==> flow/design.v <==
`default_nettype none
`timescale 1 ns / 1 ps
module ll_udp_skidbuffer #(
    parameter   REG_OUTPUT = 1,
    parameter   DATA_WIDTH = 64
)(
    input   wire                       i_clk,
    input   wire                       i_reset,
    input   wire                       i_valid,
    output  reg                        o_ready,    
    input   wire      [DATA_WIDTH-1:0] i_data,
	input   wire  [(DATA_WIDTH/8)-1:0] i_keep,
	input   wire                       i_last,
	input   wire                       i_user,
    output  reg                        o_valid,
	input   wire                       i_ready,
    output  reg       [DATA_WIDTH-1:0] o_data,
	output  reg   [(DATA_WIDTH/8)-1:0] o_keep,
	output  reg                        o_last,
	output  reg                        o_user
);
logic                      r_valid;
logic     [DATA_WIDTH-1:0] r_data;
logic [(DATA_WIDTH/8)-1:0] r_keep;
logic                      r_last;
logic                      r_user;
always_ff @(posedge i_clk) begin
    if (i_reset) begin
        r_valid <= 0;
    end
    else if ((i_valid && o_ready) && (o_valid && !i_ready)) begin
        r_valid <= 1;
    end
    else if (i_ready) begin
        r_valid <= 0;
    end
end
always_ff @(posedge i_clk) begin
    if (i_reset) begin
        r_data <= '0;
		r_keep <= '0;
		r_last <= 1'b0;
		r_user <= 1'b0;
	end
    else if((!REG_OUTPUT || i_valid) && o_ready) begin
        r_data <= i_data;
		r_keep <= i_keep;
		r_last <= i_last;
		r_user <= i_user;
    end
end
always_comb begin
    o_ready = !r_valid;
end
if (!REG_OUTPUT) begin : NET_OUTPUT
    always_comb begin
        o_valid = !i_reset && (i_valid || r_valid);
    end
    always_comb begin
        if (r_valid) begin
            o_data = r_data;
			o_keep = r_keep;
			o_last = r_last;
			o_user = r_user;
        end
        else if (i_valid) begin
            o_data = i_data;
			o_keep = i_keep;
			o_last = i_last;
			o_user = i_user;
        end
        else begin
            o_data = '0;
			o_keep = '0;
			o_last = 1'b0;
			o_user = 1'b0;
        end
    end
end
else begin : REG_OUT
    always @(posedge i_clk) begin
        if (i_reset) begin
            o_valid <= 0;
        end
        else if (!o_valid || i_ready) begin
            o_valid <= (i_valid || r_valid);
        end
    end
    always @(posedge i_clk) begin
        if (i_reset) begin
            o_data <= '0;
			o_keep <= '0;
			o_last <= 1'b0;
			o_user <= 1'b0;
        end
        else if (!o_valid || i_ready) begin
            if (r_valid) begin
                o_data <= r_data;
				o_keep <= r_keep;
				o_last <= r_last;
				o_user <= r_user;
            end
            else if (i_valid) begin
                o_data <= i_data;
				o_keep <= i_keep;
				o_last <= i_last;
				o_user <= i_user;
            end
            else begin
                o_data <= '0;
				o_keep <= '0;
				o_last <= 1'b0;
				o_user <= 1'b0;
            end
        end
    end
end
endmodule
`timescale 1 ns / 1 ps
module udp_ll_axis_reg_slice_64 (
  input  wire          aclk,
  input  wire          aresetn,
  input  wire          s_axis_tvalid,
  output wire          s_axis_tready,
  input  wire  [63:0]  s_axis_tdata,
  input  wire   [7:0]  s_axis_tkeep,
  input  wire          s_axis_tlast,
  input  wire          s_axis_tuser,
  output wire          m_axis_tvalid,
  input  wire          m_axis_tready,
  output wire  [63:0]  m_axis_tdata,
  output wire   [7:0]  m_axis_tkeep,
  output wire          m_axis_tlast,
  output wire          m_axis_tuser
);
ll_udp_skidbuffer #(
    .REG_OUTPUT (1),
    .DATA_WIDTH (64)
) slice_i (
    .i_clk   (aclk),
    .i_reset (!aresetn),
    .i_valid (s_axis_tvalid),
    .o_ready (s_axis_tready),
    .i_data  (s_axis_tdata),
    .i_keep  (s_axis_tkeep),
    .i_last  (s_axis_tlast),
    .i_user  (s_axis_tuser),
    .o_valid (m_axis_tvalid),
    .i_ready (m_axis_tready),
    .o_data  (m_axis_tdata),
    .o_keep  (m_axis_tkeep),
    .o_last  (m_axis_tlast),
    .o_user  (m_axis_tuser)
);
endmodule
module udp_ll_reg_slice_256 (
  input  wire          aclk,
  input  wire          aresetn,
  input  wire          s_axis_tvalid,
  output wire          s_axis_tready,
  input  wire [255:0]  s_axis_tdata,
  input  wire  [31:0]  s_axis_tkeep,
  input  wire          s_axis_tlast,
  input  wire          s_axis_tuser,
  output wire          m_axis_tvalid,
  input  wire          m_axis_tready,
  output wire [255:0]  m_axis_tdata,
  output wire  [31:0]  m_axis_tkeep,
  output wire          m_axis_tlast,
  output wire          m_axis_tuser
);
wire [79:0] used_q;
wire  [9:0] unused_keep;
wire        unused_last;
wire        unused_user;
ll_udp_skidbuffer #(
    .REG_OUTPUT (1),
    .DATA_WIDTH (80)
) slice_i (
    .i_clk   (aclk),
    .i_reset (!aresetn),
    .i_valid (s_axis_tvalid),
    .o_ready (s_axis_tready),
    .i_data  ({s_axis_tdata[80+:32], s_axis_tdata[0+:48]}),
    .i_keep  (10'd0),
    .i_last  (1'b0),
    .i_user  (1'b0),
    .o_valid (m_axis_tvalid),
    .i_ready (m_axis_tready),
    .o_data  (used_q),
    .o_keep  (unused_keep),
    .o_last  (unused_last),
    .o_user  (unused_user)
);
assign m_axis_tdata = {144'd0, used_q[48+:32], 32'd0, used_q[0+:48]};
assign m_axis_tkeep = 32'd0;
assign m_axis_tlast = 1'b0;
assign m_axis_tuser = 1'b0;
endmodule
`default_nettype none
`timescale 1 ns / 1 ps
module udp_tx (
    input  wire           ap_clk,
    input  wire           ap_rst_n,
    input  wire           s_axis_tx_data_tvalid,
    output logic          s_axis_tx_data_tready,
    input  wire   [63:0]  s_axis_tx_data_tdata,
    input  wire    [7:0]  s_axis_tx_data_tkeep,
    input  wire    [7:0]  s_axis_tx_data_tstrb,
    input  wire           s_axis_tx_data_tlast,
    input  wire           s_axis_tx_meta_tvalid,
    output wire           s_axis_tx_meta_tready,
    input  wire  [255:0]  s_axis_tx_meta_tdata,
    input  wire   [31:0]  s_axis_tx_meta_tkeep,
    input  wire   [31:0]  s_axis_tx_meta_tstrb,
    input  wire           s_axis_tx_meta_tlast,
    output logic          m_axis_iph_data_tvalid,
    input  wire           m_axis_iph_data_tready,
    output logic  [63:0]  m_axis_iph_data_tdata,
    output logic   [7:0]  m_axis_iph_data_tkeep,
    output logic          m_axis_iph_data_tlast,
    output logic          m_axis_iph_meta_tvalid,
    input  wire           m_axis_iph_meta_tready,
    output logic  [63:0]  m_axis_iph_meta_tdata,  
    output logic  [31:0]  datagrams_transmitted
);
typedef enum logic[1:0] {IDLE           = 2'b00,
                         WAIT_RDY       = 2'b01,
                         PROCESS_DATA   = 2'b10} udp_stateCoding_t;
udp_stateCoding_t state;
udp_stateCoding_t next_state;
logic             eof;
logic  [31:0]     dst_addr;
logic  [15:0]     dst_port;
logic  [31:0]     src_addr;
logic  [15:0]     src_port;
logic  [15:0]     length;
logic  [63:0]     store_header;
logic             axis_data_tvalid;
logic             axis_data_tready;
logic  [63:0]     axis_data_tdata;
logic   [7:0]     axis_data_tkeep;
logic             axis_data_tlast;
logic             axis_tx_meta_tready;
logic             axis_tx_meta_tvalid;
logic [255:0]     axis_tx_meta_tdata;
udp_ll_axis_reg_slice_64 tx_data_reg_slice (
  .aclk          (ap_clk),                  
  .aresetn       (ap_rst_n),             
  .s_axis_tvalid (s_axis_tx_data_tvalid), 
  .s_axis_tready (s_axis_tx_data_tready),
  .s_axis_tdata  (s_axis_tx_data_tdata),
  .s_axis_tkeep  (s_axis_tx_data_tkeep),
  .s_axis_tlast  (s_axis_tx_data_tlast),
  .s_axis_tuser  (1'b0),
  .m_axis_tvalid (axis_data_tvalid),
  .m_axis_tready (axis_data_tready),
  .m_axis_tdata  (axis_data_tdata),
  .m_axis_tkeep  (axis_data_tkeep),
  .m_axis_tlast  (axis_data_tlast),
  .m_axis_tuser  ()
);
udp_ll_reg_slice_256 tx_meta_reg_slice (
  .aclk          (ap_clk),                  
  .aresetn       (ap_rst_n),             
  .s_axis_tvalid (s_axis_tx_meta_tvalid), 
  .s_axis_tready (s_axis_tx_meta_tready),
  .s_axis_tdata  (s_axis_tx_meta_tdata),
  .s_axis_tkeep  (s_axis_tx_meta_tkeep),
  .s_axis_tlast  (s_axis_tx_meta_tlast),
  .s_axis_tuser  (1'b0),
  .m_axis_tvalid (axis_tx_meta_tvalid),
  .m_axis_tready (axis_tx_meta_tready),
  .m_axis_tdata  (axis_tx_meta_tdata),
  .m_axis_tkeep  (),
  .m_axis_tlast  (),
  .m_axis_tuser  ()
);
assign eof = axis_data_tlast && axis_data_tvalid && m_axis_iph_data_tready;
assign axis_tx_meta_tready = (state == IDLE) && m_axis_iph_meta_tready;
always_comb begin
    if (state == PROCESS_DATA) begin
        axis_data_tready = m_axis_iph_data_tready;
    end    
    else begin
        axis_data_tready = 1'b0;
    end
end
always_comb
begin
    next_state = state;
    case(state)
        IDLE: begin
            if (axis_tx_meta_tvalid && m_axis_iph_meta_tready) begin
                if (m_axis_iph_data_tready) begin
                    next_state = PROCESS_DATA;
                end
                else begin
                    next_state = WAIT_RDY;
                end
            end
        end
        WAIT_RDY: begin
            if ((store_header[32+:16] == 16'h0800) && m_axis_iph_data_tready) begin
                next_state = IDLE;
            end            
            else if (m_axis_iph_data_tready) begin
                next_state = PROCESS_DATA;
            end
        end
        PROCESS_DATA: begin
            if (eof) begin
                next_state = IDLE;
            end
        end        
        default : next_state  = IDLE;
    endcase
end
always_ff @(posedge ap_clk) begin
    if(!ap_rst_n) begin
        state <= IDLE;
    end
    else begin
        state <= next_state;
    end
end
assign dst_addr = axis_tx_meta_tdata[0+:32];
assign dst_port = {axis_tx_meta_tdata[32+:8], axis_tx_meta_tdata[40+:8]};
assign src_addr = axis_tx_meta_tdata[48+:32];
assign src_port = {axis_tx_meta_tdata[80+:8], axis_tx_meta_tdata[88+:8]};
assign length   = axis_tx_meta_tdata[96+:16] + 8;
assign m_axis_iph_meta_tdata  = {length, dst_addr};
assign m_axis_iph_meta_tvalid = axis_tx_meta_tvalid;
always_ff @(posedge ap_clk) begin
    if (axis_tx_meta_tvalid && (state == IDLE)) begin
        store_header <= {16'h0000, length[0+:8], length[8+:8], dst_port, src_port};
    end
end
always_comb
begin
    m_axis_iph_data_tdata = 32'd0;
    case (state)
        IDLE: begin
            m_axis_iph_data_tdata = {16'h0000, length[0+:8], length[8+:8], dst_port, src_port};            
        end
        WAIT_RDY: begin
            m_axis_iph_data_tdata = store_header;        
        end
        PROCESS_DATA: begin
            m_axis_iph_data_tdata = axis_data_tdata;
        end
        default: m_axis_iph_data_tdata = 32'd0;
    endcase
end
always_comb begin
    if (state == IDLE && next_state == IDLE) begin
        m_axis_iph_data_tvalid = 1'b0;
        m_axis_iph_data_tkeep  = '0;        
    end
    else if (state == IDLE && (next_state == WAIT_RDY || next_state == PROCESS_DATA)) begin
        m_axis_iph_data_tvalid = 1'b1;
        m_axis_iph_data_tkeep  = '1;
    end
    else if (state == WAIT_RDY) begin
        m_axis_iph_data_tvalid = 1'b1;
        m_axis_iph_data_tkeep  = '1;
    end   
    else begin
        m_axis_iph_data_tvalid = axis_data_tvalid;
        m_axis_iph_data_tkeep  = axis_data_tkeep;
    end
end
always_comb begin
    if (state != IDLE && next_state == IDLE) begin
        m_axis_iph_data_tlast = 1'b1;
    end
    else begin
        m_axis_iph_data_tlast = 1'b0;
    end
end
always_ff @(posedge ap_clk) begin
    if(!ap_rst_n) begin
        datagrams_transmitted <= 32'd0;
    end
    else if (state != IDLE && next_state == IDLE) begin
        datagrams_transmitted <= datagrams_transmitted + 1;
    end
end
endmodule
`default_nettype none
`timescale 1 ns / 1 ps
module tx_ipv4 (
    input  wire             ap_clk,
    input  wire             ap_rst_n,
    input  wire  [31:0]     local_ipv4_addr,
    input  wire   [7:0]     protocol,
    input  wire             s_axis_udp_tvalid,
    output logic            s_axis_udp_tready,
    input  wire  [63:0]     s_axis_udp_tdata,
    input  wire   [7:0]     s_axis_udp_tkeep,
    input  wire             s_axis_udp_tlast,
    input wire              udp_meta_valid,
    output logic            udp_meta_ready,
    input wire   [47:0]     udp_meta_data,
    output logic            m_axis_ip_data_tvalid,
    input  wire             m_axis_ip_data_tready,
    output logic [63:0]     m_axis_ip_data_tdata,
    output logic  [7:0]     m_axis_ip_data_tkeep,
    output logic            m_axis_ip_data_tuser,
    output logic            m_axis_ip_data_tlast
);
localparam VERSION = 4'h4;
localparam IHL = 4'h5;  
localparam TTL = 8'h40;
localparam HEADER_W0 = 0;
localparam HEADER_W1 = 1;
localparam HEADER_W2 = 2;
typedef enum logic[2:0] {IDLE            = 3'b000,
                         WAIT_RDY        = 3'b001,
                         IP_HEADER       = 3'b010,
                         PAYLOAD         = 3'b011,
                         LOAD_LAST       = 3'b100} ip_stateCoding_t;
ip_stateCoding_t state;
ip_stateCoding_t next_state;
logic            axis_data_tvalid;
logic            axis_data_tready;
logic   [63:0]   axis_data_tdata;
logic    [7:0]   axis_data_tkeep;
logic            axis_data_tlast;
logic            udp_tvalid_r;
logic    [1:0]   hdr_cnt;
logic    [1:0]   hdr_cnt_next;
logic   [15:0]   ip_length;
logic   [15:0]   ip_length_r;
logic   [31:0]   dst_ip_addr_mangled;
logic   [95:0]   shift_ip_payload;
logic   [11:0]   shift_ip_keep;
logic   [95:0]   next_shift_ip_payload;
logic   [11:0]   next_shift_ip_keep;  
logic            eof;
logic            sop;
udp_ll_axis_reg_slice_64 tx_ipv4_reg_slice (
  .aclk          (ap_clk),                  
  .aresetn       (ap_rst_n),             
  .s_axis_tvalid (axis_data_tvalid), 
  .s_axis_tready (axis_data_tready),
  .s_axis_tdata  (axis_data_tdata),
  .s_axis_tkeep  (axis_data_tkeep),
  .s_axis_tlast  (axis_data_tlast),
  .s_axis_tuser  (1'b0),
  .m_axis_tvalid (m_axis_ip_data_tvalid),
  .m_axis_tready (m_axis_ip_data_tready),
  .m_axis_tdata  (m_axis_ip_data_tdata),
  .m_axis_tkeep  (m_axis_ip_data_tkeep),
  .m_axis_tlast  (m_axis_ip_data_tlast),
  .m_axis_tuser  (m_axis_ip_data_tuser)
);
always_ff @(posedge ap_clk) begin
    if ((state == IDLE) || (next_state == IDLE)) begin
        udp_meta_ready <= 1'b1;
    end
    else begin
        udp_meta_ready <= 1'b0;
    end
end
assign eof = s_axis_udp_tlast && s_axis_udp_tvalid && axis_data_tready;
assign ip_length = udp_meta_data[32+:16] + 20;
always_ff @(posedge ap_clk) begin
    if (udp_meta_valid && (state == IDLE)) begin
        ip_length_r <= ip_length;
        dst_ip_addr_mangled <= {udp_meta_data[0+:8], udp_meta_data[8+:8], udp_meta_data[16+:8], udp_meta_data[24+:8]};
    end
end
assign sop = (hdr_cnt == HEADER_W2) && (hdr_cnt_next == 2'h3);
always_comb
begin
    next_state = state;
    case(state)
        IDLE: begin
            if (udp_meta_valid) begin
                if (axis_data_tready) begin
                    next_state = IP_HEADER;
                end
                else begin
                    next_state = WAIT_RDY;
                end
            end
        end
        WAIT_RDY: begin
            if (axis_data_tready) begin
                next_state = IP_HEADER;
            end      
        end
        IP_HEADER: begin
            if (hdr_cnt_next == 2'h3 && s_axis_udp_tvalid && axis_data_tready) begin
                if (s_axis_udp_tlast) begin
                    next_state = LOAD_LAST;
                end
                else begin
                    next_state = PAYLOAD;
                end
            end
        end
        PAYLOAD: begin
            if (eof) begin
                if (s_axis_udp_tkeep[4] == 0) begin
                    next_state = IDLE;
                end
                else begin
                    next_state = LOAD_LAST;
                end
            end
        end
        LOAD_LAST: begin
            if (axis_data_tready) begin
                next_state = IDLE;
            end                   
        end
    default : next_state  = IDLE;
  endcase         
end
always_ff @(posedge ap_clk) begin
    if(!ap_rst_n) begin
        state <= IDLE;
    end
    else begin
        state <= next_state;
    end
end
always_ff @(posedge ap_clk) begin
    case (next_state)
        IDLE: begin
            hdr_cnt <= 2'b00;
        end    
        IP_HEADER: begin
            if (axis_data_tvalid && axis_data_tready) begin
                hdr_cnt <= hdr_cnt_next;
            end
        end
        PAYLOAD: begin
            hdr_cnt <= 2'b11;
        end
        LOAD_LAST: begin
            hdr_cnt <= 2'b11;
        end        
        default: hdr_cnt <= 2'b00;
    endcase    
end
assign hdr_cnt_next = hdr_cnt + 'd1;
always_ff @(posedge ap_clk) begin
    if (sop) begin
        shift_ip_payload[64+:32] <= s_axis_udp_tdata[32+:32];
        shift_ip_keep[8+:4]      <= s_axis_udp_tkeep[4+:4];
        udp_tvalid_r     <= s_axis_udp_tvalid;
    end
    else if (s_axis_udp_tvalid && axis_data_tready) begin
        shift_ip_payload[64+:32] <= next_shift_ip_payload[64+:32];
        shift_ip_keep[8+:4]      <= next_shift_ip_keep[8+:4];
        udp_tvalid_r     <= 1'b1;
    end
end
assign next_shift_ip_payload = {s_axis_udp_tdata, shift_ip_payload[64+:32]};
assign next_shift_ip_keep    = {s_axis_udp_tkeep, shift_ip_keep[8+:4]};
always_comb begin
    axis_data_tdata   = 32'd0;
    axis_data_tkeep   = 4'h0;
    s_axis_udp_tready = 1'b0;
    axis_data_tvalid  = 1'b0;       
    case (state)
        IDLE: begin
            axis_data_tdata   = {32'h00000000, ip_length[0+:8], ip_length[8+:8], 8'h00, VERSION, IHL};
            axis_data_tkeep   = 8'hFF;
            s_axis_udp_tready = 1'b0;
            axis_data_tvalid  =  udp_meta_valid;           
        end
        WAIT_RDY: begin
            axis_data_tdata   = {32'h00000000, ip_length_r[0+:8], ip_length_r[8+:8], 8'h00, VERSION, IHL};
            axis_data_tkeep   = 8'hFF;
            s_axis_udp_tready = 1'b0;
            axis_data_tvalid  =  1'b1;              
        end
        IP_HEADER: begin
            case (hdr_cnt)
                HEADER_W1: begin
                    axis_data_tdata   = {local_ipv4_addr, 16'h0000, protocol, TTL};
                    axis_data_tkeep   = 8'hFF;
                    s_axis_udp_tready = 1'b0;
                    axis_data_tvalid  =  1'b1;
                end
                HEADER_W2: begin
                    axis_data_tdata = {s_axis_udp_tdata[0+:32], dst_ip_addr_mangled};
                    axis_data_tkeep[0+:4] = 4'hF;
                    axis_data_tkeep[4+:4] = s_axis_udp_tkeep[0+:4];
                    s_axis_udp_tready     = axis_data_tready; 
                    axis_data_tvalid      = s_axis_udp_tvalid;
                end
            endcase
        end
        PAYLOAD: begin
            axis_data_tdata   = next_shift_ip_payload[0+:64];
            axis_data_tkeep   = next_shift_ip_keep[0+:8];
            s_axis_udp_tready = axis_data_tready;
            axis_data_tvalid  = udp_tvalid_r && s_axis_udp_tvalid;  
        end
        LOAD_LAST: begin
            axis_data_tdata[0+:32]  = shift_ip_payload[64+:32];
            axis_data_tdata[32+:32] = 32'h00000000;
            axis_data_tkeep[0+:4]   = shift_ip_keep[8+:4];
            axis_data_tkeep[4+:4]   = 4'h0;
            s_axis_udp_tready       = 1'b0;  
            axis_data_tvalid        = udp_tvalid_r;  
        end        
        default: begin
            axis_data_tdata   = 32'd0;
            axis_data_tkeep   = 4'h0;
            s_axis_udp_tready = 1'b0;
            axis_data_tvalid  = 1'b0;          
        end
    endcase
end
assign axis_data_tlast = (state != IDLE) && (next_state == IDLE);
endmodule
`default_nettype none
`timescale 1 ns / 1 ps
module udp_ipv4_tx (
    input  wire             ap_clk,
    input  wire             ap_rst_n,
    input  wire  [31:0]     my_ip_addr,
    input  wire   [7:0]     ip_protocol,
    input  wire             s_axis_tx_meta_tvalid,
    output wire             s_axis_tx_meta_tready,
    input  wire [255:0]     s_axis_tx_meta_tdata,
    input  wire             s_axis_tx_data_tvalid,
    output wire             s_axis_tx_data_tready,
    input  wire  [63:0]     s_axis_tx_data_tdata,
    input  wire   [7:0]     s_axis_tx_data_tkeep,
    input  wire             s_axis_tx_data_tlast,
    output wire             m_axis_tx_data_tvalid,
    input  wire             m_axis_tx_data_tready,
    output wire   [63:0]    m_axis_tx_data_tdata,
    output wire    [7:0]    m_axis_tx_data_tkeep,
    output wire             m_axis_tx_data_tlast,
    output wire   [31:0]    datagrams_transmitted
);
wire            tx_udp2ip_data_tvalid;
wire            tx_udp2ip_data_tready;
wire [63:0]     tx_udp2ip_data_tdata;
wire  [7:0]     tx_udp2ip_data_tkeep;
wire            tx_udp2ip_data_tlast;
wire            tx_udp2ip_meta_tvalid;
wire [63:0]     tx_udp2ip_meta_tdata;
wire            tx_udp2ip_meta_tready;
udp_tx udp_tx_i (
    .ap_clk                       (ap_clk),
    .ap_rst_n                     (ap_rst_n),
    .s_axis_tx_data_tvalid        (s_axis_tx_data_tvalid),
    .s_axis_tx_data_tready        (s_axis_tx_data_tready),
    .s_axis_tx_data_tdata         (s_axis_tx_data_tdata),
    .s_axis_tx_data_tkeep         (s_axis_tx_data_tkeep),
    .s_axis_tx_data_tstrb         (8'h00),
    .s_axis_tx_data_tlast         (s_axis_tx_data_tlast),
    .s_axis_tx_meta_tvalid        (s_axis_tx_meta_tvalid),
    .s_axis_tx_meta_tready        (s_axis_tx_meta_tready),
    .s_axis_tx_meta_tdata         (s_axis_tx_meta_tdata),
    .s_axis_tx_meta_tkeep         (32'h00000000),
    .s_axis_tx_meta_tstrb         (32'h00000000),
    .s_axis_tx_meta_tlast         (1'b0),
    .m_axis_iph_data_tvalid       (tx_udp2ip_data_tvalid),
    .m_axis_iph_data_tready       (tx_udp2ip_data_tready),
    .m_axis_iph_data_tdata        (tx_udp2ip_data_tdata),
    .m_axis_iph_data_tkeep        (tx_udp2ip_data_tkeep),
    .m_axis_iph_data_tlast        (tx_udp2ip_data_tlast),
    .m_axis_iph_meta_tvalid       (tx_udp2ip_meta_tvalid),
    .m_axis_iph_meta_tready       (tx_udp2ip_meta_tready),
    .m_axis_iph_meta_tdata        (tx_udp2ip_meta_tdata),
    .datagrams_transmitted        (datagrams_transmitted)
);
tx_ipv4 tx_ipv4_i (
    .ap_clk                  (ap_clk),
    .ap_rst_n                (ap_rst_n),
    .local_ipv4_addr         (my_ip_addr),
    .protocol                (ip_protocol),
    .s_axis_udp_tvalid       (tx_udp2ip_data_tvalid),
    .s_axis_udp_tready       (tx_udp2ip_data_tready),
    .s_axis_udp_tdata        (tx_udp2ip_data_tdata),
    .s_axis_udp_tkeep        (tx_udp2ip_data_tkeep),
    .s_axis_udp_tlast        (tx_udp2ip_data_tlast),
    .udp_meta_valid          (tx_udp2ip_meta_tvalid),
    .udp_meta_ready          (tx_udp2ip_meta_tready),
    .udp_meta_data           (tx_udp2ip_meta_tdata[47:0]),
    .m_axis_ip_data_tvalid   (m_axis_tx_data_tvalid),
    .m_axis_ip_data_tready   (m_axis_tx_data_tready),
    .m_axis_ip_data_tdata    (m_axis_tx_data_tdata),
    .m_axis_ip_data_tkeep    (m_axis_tx_data_tkeep),
    .m_axis_ip_data_tuser    (),
    .m_axis_ip_data_tlast    (m_axis_tx_data_tlast)
);
endmodule
# Step by step through the tools: udp_ipv4_tx
# What the tools print for udp_ipv4_tx, step after step.
# Lines are those of the file above, counted from 1.
# Cell names lack the library's common part.
# A cell with n/a has no value.
# setup
top	udp_ipv4_tx
clock	ap_clk
cell_library	sky130hd
pvt_corner	tt_025C_1v80

# Elaborated design
# Counts by Yosys on the flattened word-level netlist (proc, flatten, opt, wreduce; memories kept). Register bits leave out memories and registers merged into their read ports (data or address). Print and check cells are left out. Cells with the same type and inputs are merged into one.
# op_classes
reduce_logical	58
equal	16
muxes	64
add_sub_neg	4
# op_table
operator	count
two-way mux 64 bit	4
parallel mux 64 bit (select 3 bit)	1
two-way mux 80 bit	2
parallel mux 64 bit (select 2 bit)	1
parallel mux 32 bit (select 4 bit)	1
parallel mux 32 bit (select 2 bit)	1
two-way mux 32 bit	2
two-way mux 8 bit	7
adder 32 x 1 -> 32 bit with constant B	1
logical AND 1 bit	27
parallel mux 4 bit (select 3 bit)	2
two-way mux 3 bit	7
two-way mux 1 bit	19
equality test 16 x 12 -> 1 bit with constant B	1
adder 16 x 4 -> 16 bit with constant B	1
adder 16 x 5 -> 16 bit with constant B	1
parallel mux 3 bit (select 5 bit)	1
two-way mux 2 bit	7
equality test 3 x 2 -> 1 bit with constant B	4
two-way mux 4 bit	3
nonzero test 2 bit	5
logical NOT 1 bit	9
logical OR 1 bit	8
equality test 2 bit with constant B	4
OR reduction 2 bit	4
parallel mux 4 bit (select 2 bit)	1
equality test 2 x 1 -> 1 bit with constant B	3
equality test 3 bit with constant B	2
# Not listed: further kinds 10, cells in them 13.
# word_totals
reg_bits	631

# Longest topological paths
# Depth = most cells in a row (Yosys ltp): at word level without a register or memory, in the mapped netlist without a sequential cell, where the memories' decode and read muxes count.
# logic_depth
word_depth	19
ABC_AREA	0
depth_mapped	16

# Netlist
# Yosys stat after the flow's synthesis: flattened, memories mapped to cells. It holds for the ABC_AREA given above (unset counts as 0); a run with the other value may have another netlist.
# synth_totals
flip_flops	631
synth_area_mm2	0.025512
stdcells	2842
n_buf	231
# by_type
type	count	area_total_um2
dfxtp_1	496	9.93E+03
edfxtp_1	135	4.05E+03
nand2_1	585	2.2E+03
a21oi_1	380	1.9E+03
a311oi_1	161	1.41E+03
nor2_1	284	1.07E+03
o21ai_0	146	730.701
clkbuf_1	180	675.648
mux2i_1	47	470.451
a22oi_1	41	307.795
nor3b_1	33	247.738
xnor2_1	26	227.718
buf_2	36	180.173
xor2_1	17	148.893
and2_1	23	143.888
a222oi_1	14	140.134
nand3_1	24	120.115
a211oi_1	15	112.608
# Not listed: further types 60, cells in them 199.
# The figures by module come from a second, unflattened synthesis with its own total; it is not the netlist above.
# unflattened
hier_cells	3190
area_unflattened_mm2	0.0299675
# Rows give one instance, submodules left out.
# modules
module	n_inst	area_mm2	seq_area_mm2	n_cells
ll_udp_skidbuffer	2	0.005947	0.0030029	661
ll_udp_skidbuffer	1	0.0074697	0.0037236	819
udp_tx	1	0.0046307	0.002122	504
tx_ipv4	1	0.0043779	0.0026926	330
udp_ll_reg_slice_256	1	0.001584	0	212
udp_ll_axis_reg_slice_64	2	0.0000038	0	1
udp_ipv4_tx	1	0.0000038	0	1

# Worst setup path after synthesis
# Source: OpenSTA report_checks on the synthesized netlist (no wires, ideal clock, input and output delay 20% of the period each), path of least setup slack; recovery checks are left aside. Register names are those of the netlist, which keeps one name where synthesis merged equal registers.
# synth_timing
kind	reg-to-reg
startpoint	register tx_ipv4_i.hdr_cnt[0]
endpoint	register tx_ipv4_i.hdr_cnt[0]
setup_ns	0.269
path_delay_ns	3.152
slack_ns	1.848
path_stages	15
t_arrival_ns	2.883
tclk_ns	5.0
t_first_pin_ns	0.000
synth_period_reached_ns	3.152
# "path_delay_ns" is the arrival time less input delay plus setup time.
# "path_stages": output pins that drive a net of the path, with the launching flip-flop's if there is one; two outputs of one cell count as two.
# "synth_period_reached_ns" = period - worst setup slack (recovery checks aside). The figure is calculated, with input and output delays left at 20% of the set period.
# Between the ends stands the longest chain of elaborated cells between them, by number of cells; it is not shown to be the way that was timed. Of several equally long chains one is given.
# A line is the first line of the expression or statement that the cell stems from. Yosys adds cells for indexed reads and writes and turns some case tables into memories.
# At most two assigning lines are given for a register; there are more.
# Only ways into the end's enable, where the timed path ends, are counted here.
# synth_between
path_cell_list	edfxtp_1 > inv_1 > ha_1 > o21ai_0 > nor2_1 > nand3_1 > a32oi_1 > ha_1 > or3b_2 > o21ai_1 > o32a_4 > a21o_1 > buf_6 > buf_2 > nand3_1
elab_chain_cells	17
# synth_rtl
element	line	source
from (decl)	431	logic    [1:0]   hdr_cnt;
from (assign)	533	hdr_cnt <= 2'b00;
from (assign)	537	hdr_cnt <= hdr_cnt_next;
equality test 2 bit	583	case (hdr_cnt)
two-way mux 1 bit	583
parallel mux 1 bit (select 2 bit)	569	case (state)
logical AND 1 bit	279	assign eof = axis_data_tlast && axis_data_tvalid && m_axis_iph_data_tready;
two-way mux 2 bit	312	if (eof) begin
parallel mux 2 bit (select 3 bit)	292	case(state)
equality test 2 x 1 -> 1 bit	360	else if (state == IDLE && (next_state == WAIT_RDY || next_state == PROCESS_DATA)) begin
(+2 left out)	n/a
two-way mux 1 bit	360
two-way mux 1 bit	356	if (state == IDLE && next_state == IDLE) begin
logical AND 1 bit (2 in a row)	466	assign eof = s_axis_udp_tlast && s_axis_udp_tvalid && axis_data_tready;
two-way mux 3 bit	505	if (eof) begin
parallel mux 3 bit (select 5 bit)	478	case(state)
equality test 3 x 2 -> 1 bit	531	case (next_state)
!= test 2 x 1 -> 1 bit	n/a
to (assign)	533
to (assign)	537
to (decl)	431

# Path in the finished layout
# From the final timing report of stored run 1: the path of least setup slack in the routed layout; clock arrival at registers is part of the times.
# layout_timing
kind	reg-to-reg
startpoint	register udp_tx_i.store_header[39]
endpoint	register tx_ipv4_i.tx_ipv4_reg_slice.slice_i.o_last
setup_ns	0.07
slack_ns	-0.09
tclk_ns	3.34
t_first_pin_ns	0.60
t_arrival_ns	3.95
path_stages	14
# At most two assigning lines are given for a register; there are more.
# layout_between
path_cell_list	edfxtp_1 > nor4_2 > nand2_1 > nor4_2 > nand4b_1 > a32oi_2 > ha_1 > or3b_2 > o21a_1 > a31oi_1 > o32a_1 > nand3_1 > or3_4 > a21oi_2
# layout_rtl
element	line	source
from (decl)	238	logic  [63:0]     store_header;
from (assign)	336	store_header <= {16'h0000, length[0+:8], length[8+:8], dst_port, src_port};
to (assign)	100	o_last <= r_last;
to (assign)	106	o_last <= i_last;
to (decl)	19	output reg o_last,
# No chain of elaborated cells between the ends is given.
# Nets of the timed path that keep an RTL name, with a line that drives or declares them; the list need not be complete.
# layout_named_nets
net	line	source
tx_ipv4_i.next_shift_ip_keep[8]	356	if (state == IDLE && next_state == IDLE) begin

# Record of 3 stored runs of the RTL-to-layout flow on udp_ipv4_tx, platform sky130hd. The runs are unordered. Constraints: input delay and output delay 20% of the set period each, output load 0.01 pF.
# By "achieved_period_ns" is meant the clock period of the run minus its worst setup slack. This is arithmetic on one report: input and output delays are still those of the set period (20% each).
# "worst_path_allowed_less_slack_ns": the worst setup path's part of the clock period (all of it between registers, 20% less for each end at a port) less its slack. A launch clock that arrives late makes it longer, a capture clock that arrives late makes it shorter.
# By "power.total_mw" is meant OpenSTA's value without simulated activity: inputs other than the clock are taken to toggle once in ten clock periods, and the tool carries that through the logic.
# Among the settings, -- means not set for that run.
# A result given as -- is not shown for that run.
name,stored run 1,stored run 2,stored run 3
CELL_PAD_IN_SITES_DETAIL_PLACEMENT,0,0,1
CORE_MARGIN,10,2,2
CORE_UTILIZATION,45,71,45
CTS_CLUSTER_SIZE,17,31,31
MAX_ROUTING_LAYER,met4,met4,met4
PLACE_DENSITY_LB_ADDON,0.16,0.26,0.26
SETUP_SLACK_MARGIN,-0.31,1.12,1.12
SLEW_MARGIN,10,20,15
TNS_END_PERCENT,20,--,35
period_ns,3.34,4.05,4.91
CAP_MARGIN,20,15,15
ABC_AREA,--,1,0
CELL_PAD_IN_SITES_GLOBAL_PLACEMENT,--,2,0
CORE_ASPECT_RATIO,--,1.24,1.24
CTS_CLUSTER_DIAMETER,--,215,100
MIN_ROUTING_LAYER,--,met1,met1
GPL_ROUTABILITY_DRIVEN,--,--,1
dieArea_mm2,0.0666182,--,0.0586254
final_setup_ws_ns,-0.086,--,1.189
ws_hold_ns,0.433,--,0.445
yosys_chip_area_mm2,0.025512,--,0.025512
finalUtil_pct,56.6,--,53.2
total_negative_slack_ns,-0.387,--,0.000
worst_path_allowed_less_slack_ns,3.43,--,3.72
worst_setup_path_type,reg-to-reg,--,reg-to-reg
cell_area_final_mm2,0.0318543,--,0.0299362
achieved_period_ns,3.426,--,3.721
power.total_mw,19.541,--,10.746
# Stored run 2: incomplete, placement halted on FLW-0024
